==> flow/design.v <==
module alu16bit (
  input clk,                 
  input reset,               
  input [2:0] operation,     
  input [15:0] operand_A,
  input [15:0] operand_B,
  output reg [31:0] result, 
  output reg carry_flag,
  output reg zero_flag
);
parameter [2:0] ADD  = 3'b000,
                SUB  = 3'b001,
                MUL  = 3'b010,
                AND  = 3'b011,
                OR   = 3'b100,
                NAND = 3'b101,
                NOR  = 3'b110,
                XOR  = 3'b111;
reg [31:0] alu_result;  
reg alu_carry;
reg alu_zero;
always @(*) begin
  alu_result = 32'b0;
  alu_carry  = 1'b0;
  alu_zero   = 1'b0;
  case (operation)
    ADD: begin
      {alu_carry, alu_result} = {1'b0, operand_A} + {1'b0, operand_B};
      alu_zero = (alu_result[15:0] == 16'b0);
    end
    SUB: begin
      {alu_carry, alu_result} = {1'b0, operand_A} - {1'b0, operand_B};
      alu_zero = (alu_result[15:0] == 16'b0);
    end
    MUL: begin
      alu_result = operand_A * operand_B;   
      alu_zero = (alu_result == 32'b0);
    end
    AND: begin
      alu_result = {16'b0, (operand_A & operand_B)};
      alu_zero = (alu_result[15:0] == 16'b0);
    end
    OR: begin
      alu_result = {16'b0, (operand_A | operand_B)};
      alu_zero = (alu_result[15:0] == 16'b0);
    end
    NAND: begin
      alu_result = {16'b0, ~(operand_A & operand_B)};
      alu_zero = (alu_result[15:0] == 16'b0);
    end
    NOR: begin
      alu_result = {16'b0, ~(operand_A | operand_B)};
      alu_zero = (alu_result[15:0] == 16'b0);
    end
    XOR: begin
      alu_result = {16'b0, (operand_A ^ operand_B)};
      alu_zero = (alu_result[15:0] == 16'b0);
    end
    default: begin
      alu_result = 32'b0;
      alu_carry  = 1'b0;
      alu_zero   = 1'b1;
    end
  endcase
end
always @(posedge clk) begin
  if (reset) begin
    result     <= 32'b0;
    carry_flag <= 1'b0;
    zero_flag  <= 1'b0;
  end else begin
    result     <= alu_result;
    carry_flag <= alu_carry;
    zero_flag  <= alu_zero;
  end
end
endmodule
Memo
Re: synthesis data of alu16bit

**Tool chain data of alu16bit**

Each step is given for the RTL above and for the edited RTL.
Lines under "original" count in the file above, lines under "edited" in the edited file.
"change" is "edited" less "original", of the values as shown; "rel. change" is that difference over "original", in percent.
A cell with -- has no value.

- Top: alu16bit
- Clock input: clk
- Standard-cell library: sky130hd
- Corner: tt_025C_1v80

**The edit**

Unified diff, file above to edited file.
A script made this edit. It changes what the design does and was not meant as an optimisation.

```diff
@@ -67,11 +67,10 @@
   if (reset) begin
     result     <= 32'b0;
-    carry_flag <= 1'b0;
     zero_flag  <= 1'b0;
   end else begin
     result     <= alu_result;
-    carry_flag <= alu_carry;
     zero_flag  <= alu_zero;
   end
 end
+always @(*) carry_flag = alu_carry;
 endmodule
```

**Word-level counts**

Source: Yosys, flattened and elaborated, memories not mapped. Widths are those after wreduce; folded enables and synchronous resets count as part of the registers. Registers that Yosys merges into a memory's read port (data or address) are not register bits. Print and check cells do not count. Equal cells are merged and count once.

Operators by class:

| what | original | edited | change | rel. change (%) |
|---|---|---|---|---|
| $add $sub $neg | 2 | 2 | 0 | 0.00 |
| multiply operators | 1 | 1 | 0 | 0.00 |
| eq/ne operators | 7 | 7 | 0 | 0.00 |
| muxes and demuxes | 3 | 3 | 0 | 0.00 |
| bitwise operators | 5 | 5 | 0 | 0.00 |
| reductions and logical operators | 10 | 10 | 0 | 0.00 |

Operator list:

| kind | original | edited | change | rel. change (%) |
|---|---|---|---|---|
| logical NOT 16 bit | 7 | 7 | 0 | 0.00 |
| equality test 3 bit (second input constant) | 4 | 4 | 0 | 0.00 |
| equality test 3 x 2 -> 1 bit (second input constant) | 2 | 2 | 0 | 0.00 |
| inverter 16 bit | 2 | 2 | 0 | 0.00 |
| adder 16 x 16 -> 17 bit | 1 | 1 | 0 | 0.00 |
| AND 16 bit | 1 | 1 | 0 | 0.00 |
| equality test 3 x 1 -> 1 bit (second input constant) | 1 | 1 | 0 | 0.00 |
| logical NOT 3 bit | 1 | 1 | 0 | 0.00 |
| logical NOT 32 bit | 1 | 1 | 0 | 0.00 |
| multiplier 16 x 16 -> 32 bit | 1 | 1 | 0 | 0.00 |
| bitwise OR 16 bit | 1 | 1 | 0 | 0.00 |
| parallel mux 1 bit (select 3 bit) | 1 | 1 | 0 | 0.00 |
| parallel mux 1 bit (select 8 bit) | 1 | 1 | 0 | 0.00 |
| parallel mux 32 bit (select 8 bit) | 1 | 1 | 0 | 0.00 |
| OR reduction 6 bit | 1 | 1 | 0 | 0.00 |
| subtractor 16 x 16 -> 17 bit | 1 | 1 | 0 | 0.00 |
| bitwise XOR 16 bit | 1 | 1 | 0 | 0.00 |

Bit counts:

| what | original | edited | change | rel. change (%) |
|---|---|---|---|---|
| register bits | 34 | 33 | -1 | -2.94 |
| input bits | 37 | 37 | 0 | 0.00 |
| output and inout port bits | 34 | 34 | 0 | 0.00 |

**Longest topological paths**

Yosys ltp: most cells in a row. Word level: on the elaborated netlist, between registers, memories and ports. Mapped: between sequential cells and ports; inverters and the memories' decode and read muxes count.

Logic depth:

| what | original | edited | change | rel. change (%) |
|---|---|---|---|---|
| word-level depth | 4 | 4 | 0 | 0.00 |
| ABC_AREA | 0 | 0 | -- | -- |
| depth in mapped cells | 25 | 25 | 0 | 0.00 |
| depth with buffers taken out | 24 | 23 | -1 | -4.17 |

**After synthesis**

Source: synth_stat.txt of the flow (Yosys; design flattened, memories mapped). It holds for the ABC_AREA given above (unset counts as 0); a run with the other value may have another netlist.

Cells by type:

| cell | original | edited | change | rel. change (%) |
|---|---|---|---|---|
| sky130_fd_sc_hd__a21oi_1 | 67 | 87 | +20 | +29.85 |
| sky130_fd_sc_hd__nor2_1 | 187 | 169 | -18 | -9.63 |
| sky130_fd_sc_hd__xor2_1 | 24 | 11 | -13 | -54.17 |
| sky130_fd_sc_hd__and3_1 | 1 | 11 | +10 | +1000.00 |
| sky130_fd_sc_hd__o21a_1 | 12 | 3 | -9 | -75.00 |
| sky130_fd_sc_hd__clkbuf_1 | 59 | 67 | +8 | +13.56 |
| sky130_fd_sc_hd__nand2_1 | 194 | 201 | +7 | +3.61 |
| sky130_fd_sc_hd__o21ai_0 | 52 | 59 | +7 | +13.46 |
| sky130_fd_sc_hd__nand3_1 | 19 | 26 | +7 | +36.84 |
| sky130_fd_sc_hd__a211oi_1 | 16 | 23 | +7 | +43.75 |
| sky130_fd_sc_hd__o211ai_1 | 8 | 15 | +7 | +87.50 |
| sky130_fd_sc_hd__and2_1 | 3 | 10 | +7 | +233.33 |
| sky130_fd_sc_hd__a21o_1 | 12 | 18 | +6 | +50.00 |
| sky130_fd_sc_hd__o2111ai_1 | 6 | 0 | -6 | -100.00 |
| sky130_fd_sc_hd__buf_2 | 5 | 11 | +6 | +120.00 |
| sky130_fd_sc_hd__a211o_1 | 2 | 8 | +6 | +300.00 |
| sky130_fd_sc_hd__inv_1 | 282 | 287 | +5 | +1.77 |
| sky130_fd_sc_hd__nand4_1 | 21 | 26 | +5 | +23.81 |

The list need not be complete.

Mapped netlist:

| what | original | edited | change | rel. change (%) |
|---|---|---|---|---|
| mapped cells | 1602 | 1678 | +76 | +4.74 |
| mapped area (µm²) | 12602.1 | 13025.0 | +422.9 | +3.36 |
| mapped flip-flops | 34 | 33 | -1 | -2.94 |
| buffer cells | 76 | 90 | +14 | +18.42 |

**Timing after synthesis**

Source: OpenSTA report_checks on the synthesized netlist (no wires, ideal clock, input and output delay 20% of the period each), path of least setup slack; recovery checks are left aside. Register names are those of the netlist, which keeps one name where synthesis merged equal registers.

Timing path post-synthesis:

| what | original | edited | change | rel. change (%) |
|---|---|---|---|---|
| kind | in2reg | in2reg | -- | -- |
| from | input port operand_B[4] | input port operand_A[5] | -- | -- |
| to | register result[30] | register zero_flag | -- | -- |
| period (ns) | 7.2 | 7.2 | 0.0 | 0.00 |
| external input delay (ns) | 1.440 | 1.440 | 0.000 | 0.00 |
| setup time (ns) | 0.066 | 0.067 | +0.001 | -- |
| data arrival time (ns) | 7.215 | 7.137 | -0.078 | -1.08 |
| data required time (ns) | 7.134 | 7.133 | -0.001 | -0.01 |
| setup slack (ns) | -0.080 | -0.005 | +0.075 | -- |
| path delay (ns) | 5.841 | 5.764 | -0.077 | -1.32 |
| driving pins on the path | 24 | 24 | 0 | 0.00 |
| path buffers | 1 | 2 | +1 | +100.00 |
| synthesis period reached (ns) | 7.28 | 7.205 | -0.075 | -1.03 |

"path delay" = arrival - input delay + setup time.
"driving pins on the path" counts driving pins, that of a launching flip-flop among them; a cell with two outputs on the path counts twice.
"synthesis period reached" = period - worst setup slack (recovery checks aside). The figure is calculated, with input and output delays left at 20% of the set period.
The rows between start and end are the longest chain of elaborated cells between them; the timing report does not say that the signal goes this way. Where chains are equally long, one stands for them.
A line is the first line of the expression or statement that the cell stems from. Yosys adds cells for indexed reads and writes and turns some case tables into memories.

On the way, post-synthesis, original:
- Cells stage by stage: sky130_fd_sc_hd__inv_1 sky130_fd_sc_hd__buf_1 sky130_fd_sc_hd__nor2_1 sky130_fd_sc_hd__fa_1 sky130_fd_sc_hd__inv_1 sky130_fd_sc_hd__fa_1 sky130_fd_sc_hd__fa_1 sky130_fd_sc_hd__inv_1 sky130_fd_sc_hd__fa_1 sky130_fd_sc_hd__fa_1 sky130_fd_sc_hd__inv_1 sky130_fd_sc_hd__fa_1 sky130_fd_sc_hd__inv_1 sky130_fd_sc_hd__ha_1 sky130_fd_sc_hd__nand3_1 sky130_fd_sc_hd__nor2_1 sky130_fd_sc_hd__a221oi_1 sky130_fd_sc_hd__o221a_2 sky130_fd_sc_hd__a2bb2oi_1 sky130_fd_sc_hd__a31oi_1 sky130_fd_sc_hd__or3_1 sky130_fd_sc_hd__and4_1 sky130_fd_sc_hd__o21a_1 sky130_fd_sc_hd__nor2_1
- Cells in the longest elaborated chain: 2
- Elaborated cells between the ends (all ways): 3

RTL lines, path post-synthesis, original:

| what | line | source |
|---|---|---|
| start: declaration | 6 | `input [15:0] operand_B,` |
| multiplier 16 x 16 -> 32 bit | 36 | `alu_result = operand_A * operand_B;` |
| parallel mux 32 bit (select 8 bit) | 26 | `case (operation)` |
| end: assignment | 68 | `result     <= 32'b0;` |
| end: assignment | 72 | `result     <= alu_result;` |
| end: declaration | 7 | `output reg [31:0] result,` |

On the way, post-synthesis, edited:
- Cells stage by stage: sky130_fd_sc_hd__clkbuf_1 sky130_fd_sc_hd__clkinv_1 sky130_fd_sc_hd__nor2_1 sky130_fd_sc_hd__fa_1 sky130_fd_sc_hd__inv_1 sky130_fd_sc_hd__fa_1 sky130_fd_sc_hd__fa_1 sky130_fd_sc_hd__fa_1 sky130_fd_sc_hd__inv_1 sky130_fd_sc_hd__fa_1 sky130_fd_sc_hd__inv_1 sky130_fd_sc_hd__fa_1 sky130_fd_sc_hd__inv_1 sky130_fd_sc_hd__ha_1 sky130_fd_sc_hd__buf_2 sky130_fd_sc_hd__a21oi_1 sky130_fd_sc_hd__nand3_1 sky130_fd_sc_hd__or3_1 sky130_fd_sc_hd__nand4_1 sky130_fd_sc_hd__nand2_1 sky130_fd_sc_hd__or3_1 sky130_fd_sc_hd__a311oi_1 sky130_fd_sc_hd__nand4_1 sky130_fd_sc_hd__o21ai_2
- Cells in the longest elaborated chain: 4
- Elaborated cells between the ends (all ways): 17

RTL lines, path post-synthesis, edited:

| what | line | source |
|---|---|---|
| start: declaration | 5 | `input [15:0] operand_A,` |
| bitwise OR 16 bit | 52 | `alu_result = {16'b0, ~(operand_A \| operand_B)};` |
| inverter 16 bit | 52 |  |
| logical NOT 16 bit | 53 | `alu_zero = (alu_result[15:0] == 16'b0);` |
| parallel mux 1 bit (select 8 bit) | 26 | `case (operation)` |
| end: assignment | 69 | `zero_flag  <= 1'b0;` |
| end: assignment | 72 | `zero_flag  <= alu_zero;` |
| end: declaration | 9 | `output reg zero_flag` |

**Timing after layout**

From the final timing report of the runs of pair 1: the path of least setup slack in the routed layout; clock arrival at registers is part of the times.

Timing path after layout:

| what | original | edited | change | rel. change (%) |
|---|---|---|---|---|
| kind | in2reg | in2reg | -- | -- |
| from | input port operand_A[5] | input port operand_B[10] | -- | -- |
| to | register zero_flag | register zero_flag | -- | -- |
| period (ns) | 7.2 | 7.2 | 0.0 | 0.00 |
| external input delay (ns) | 1.44 | 1.44 | 0.00 | 0.00 |
| setup time (ns) | 0.06 | 0.06 | 0.00 | -- |
| data arrival time (ns) | 7.26 | 7.31 | +0.05 | +0.69 |
| data required time (ns) | 7.41 | 7.41 | 0.00 | 0.00 |
| setup slack (ns) | 0.15 | 0.10 | -0.05 | -- |
| driving pins on the path | 24 | 23 | -1 | -4.17 |
| path buffers | 3 | 3 | 0 | 0.00 |

The rows between start and end are the longest chain of elaborated cells between them; the timing report does not say that the signal goes this way. Where chains are equally long, one stands for them.

On the way, after layout, original:
- Cells stage by stage: sky130_fd_sc_hd__buf_2 sky130_fd_sc_hd__buf_4 sky130_fd_sc_hd__buf_4 sky130_fd_sc_hd__nand2_1 sky130_fd_sc_hd__fa_2 sky130_fd_sc_hd__inv_1 sky130_fd_sc_hd__fa_1 sky130_fd_sc_hd__fa_2 sky130_fd_sc_hd__fa_1 sky130_fd_sc_hd__fa_1 sky130_fd_sc_hd__inv_1 sky130_fd_sc_hd__fa_1 sky130_fd_sc_hd__inv_2 sky130_fd_sc_hd__ha_4 sky130_fd_sc_hd__nand3_4 sky130_fd_sc_hd__nor2_4 sky130_fd_sc_hd__a221oi_4 sky130_fd_sc_hd__o221a_4 sky130_fd_sc_hd__o21ai_2 sky130_fd_sc_hd__xor2_1 sky130_fd_sc_hd__or3_4 sky130_fd_sc_hd__nor4_4 sky130_fd_sc_hd__nand4_1 sky130_fd_sc_hd__o21ai_1
- Cells in the longest elaborated chain: 4
- Elaborated cells between the ends (all ways): 17

RTL lines, path after layout, original:

| what | line | source |
|---|---|---|
| start: declaration | 5 | `input [15:0] operand_A,` |
| bitwise OR 16 bit | 52 | `alu_result = {16'b0, ~(operand_A \| operand_B)};` |
| inverter 16 bit | 52 |  |
| logical NOT 16 bit | 53 | `alu_zero = (alu_result[15:0] == 16'b0);` |
| parallel mux 1 bit (select 8 bit) | 26 | `case (operation)` |
| end: assignment | 70 | `zero_flag  <= 1'b0;` |
| end: assignment | 74 | `zero_flag  <= alu_zero;` |
| end: declaration | 9 | `output reg zero_flag` |

On the way, after layout, edited:
- Cells stage by stage: sky130_fd_sc_hd__buf_6 sky130_fd_sc_hd__buf_12 sky130_fd_sc_hd__buf_12 sky130_fd_sc_hd__nand2_1 sky130_fd_sc_hd__fa_1 sky130_fd_sc_hd__inv_1 sky130_fd_sc_hd__fa_1 sky130_fd_sc_hd__fa_2 sky130_fd_sc_hd__fa_1 sky130_fd_sc_hd__fa_1 sky130_fd_sc_hd__inv_1 sky130_fd_sc_hd__fa_1 sky130_fd_sc_hd__inv_2 sky130_fd_sc_hd__ha_4 sky130_fd_sc_hd__and4_1 sky130_fd_sc_hd__nand4_1 sky130_fd_sc_hd__a211o_1 sky130_fd_sc_hd__o311ai_2 sky130_fd_sc_hd__a311oi_2 sky130_fd_sc_hd__a211o_1 sky130_fd_sc_hd__nor4_4 sky130_fd_sc_hd__nand4_1 sky130_fd_sc_hd__o21ai_2
- Cells in the longest elaborated chain: 4
- Elaborated cells between the ends (all ways): 17

RTL lines, path after layout, edited:

| what | line | source |
|---|---|---|
| start: declaration | 6 | `input [15:0] operand_B,` |
| bitwise OR 16 bit | 52 | `alu_result = {16'b0, ~(operand_A \| operand_B)};` |
| inverter 16 bit | 52 |  |
| logical NOT 16 bit | 53 | `alu_zero = (alu_result[15:0] == 16'b0);` |
| parallel mux 1 bit (select 8 bit) | 26 | `case (operation)` |
| end: assignment | 69 | `zero_flag  <= 1'b0;` |
| end: assignment | 72 | `zero_flag  <= alu_zero;` |
| end: declaration | 9 | `output reg zero_flag` |

**Measured runs**

Both versions went through the flow (Yosys, OpenROAD) with the same settings in each pair. Constraints: input delay and output delay 20% of the set period each, output load 0.01 pF.

Flow settings, pair 1:
- period_ns: 7.2
- CAP_MARGIN: 20
- CORE_MARGIN: 2
- CORE_UTILIZATION: 40
- SLEW_MARGIN: 20

Measured results, pair 1:

| what | original | edited | change | rel. change (%) |
|---|---|---|---|---|
| cell area after synthesis (µm²) | 12602.1 | 13025.0 | +422.9 | +3.36 |
| die outline area (µm²) | 32940.4 | 34021.8 | +1081.4 | +3.28 |
| utilization after layout (%) | 54.5 | 53.0 | -1.5 | -- |
| worst setup slack after layout (ns) | 0.154 | 0.099 | -0.055 | -- |
| total negative setup slack (ns) | 0.000 | 0.000 | 0.000 | -- |
| worst-case hold slack (ns) | 1.888 | 1.999 | +0.111 | -- |
| period achieved (ns) | 7.046 | 7.101 | +0.055 | +0.78 |

"period achieved" is the run's clock period less its worst setup slack. It is reckoned from that one timing run; input and output delays stay at 20% of the period that was set.
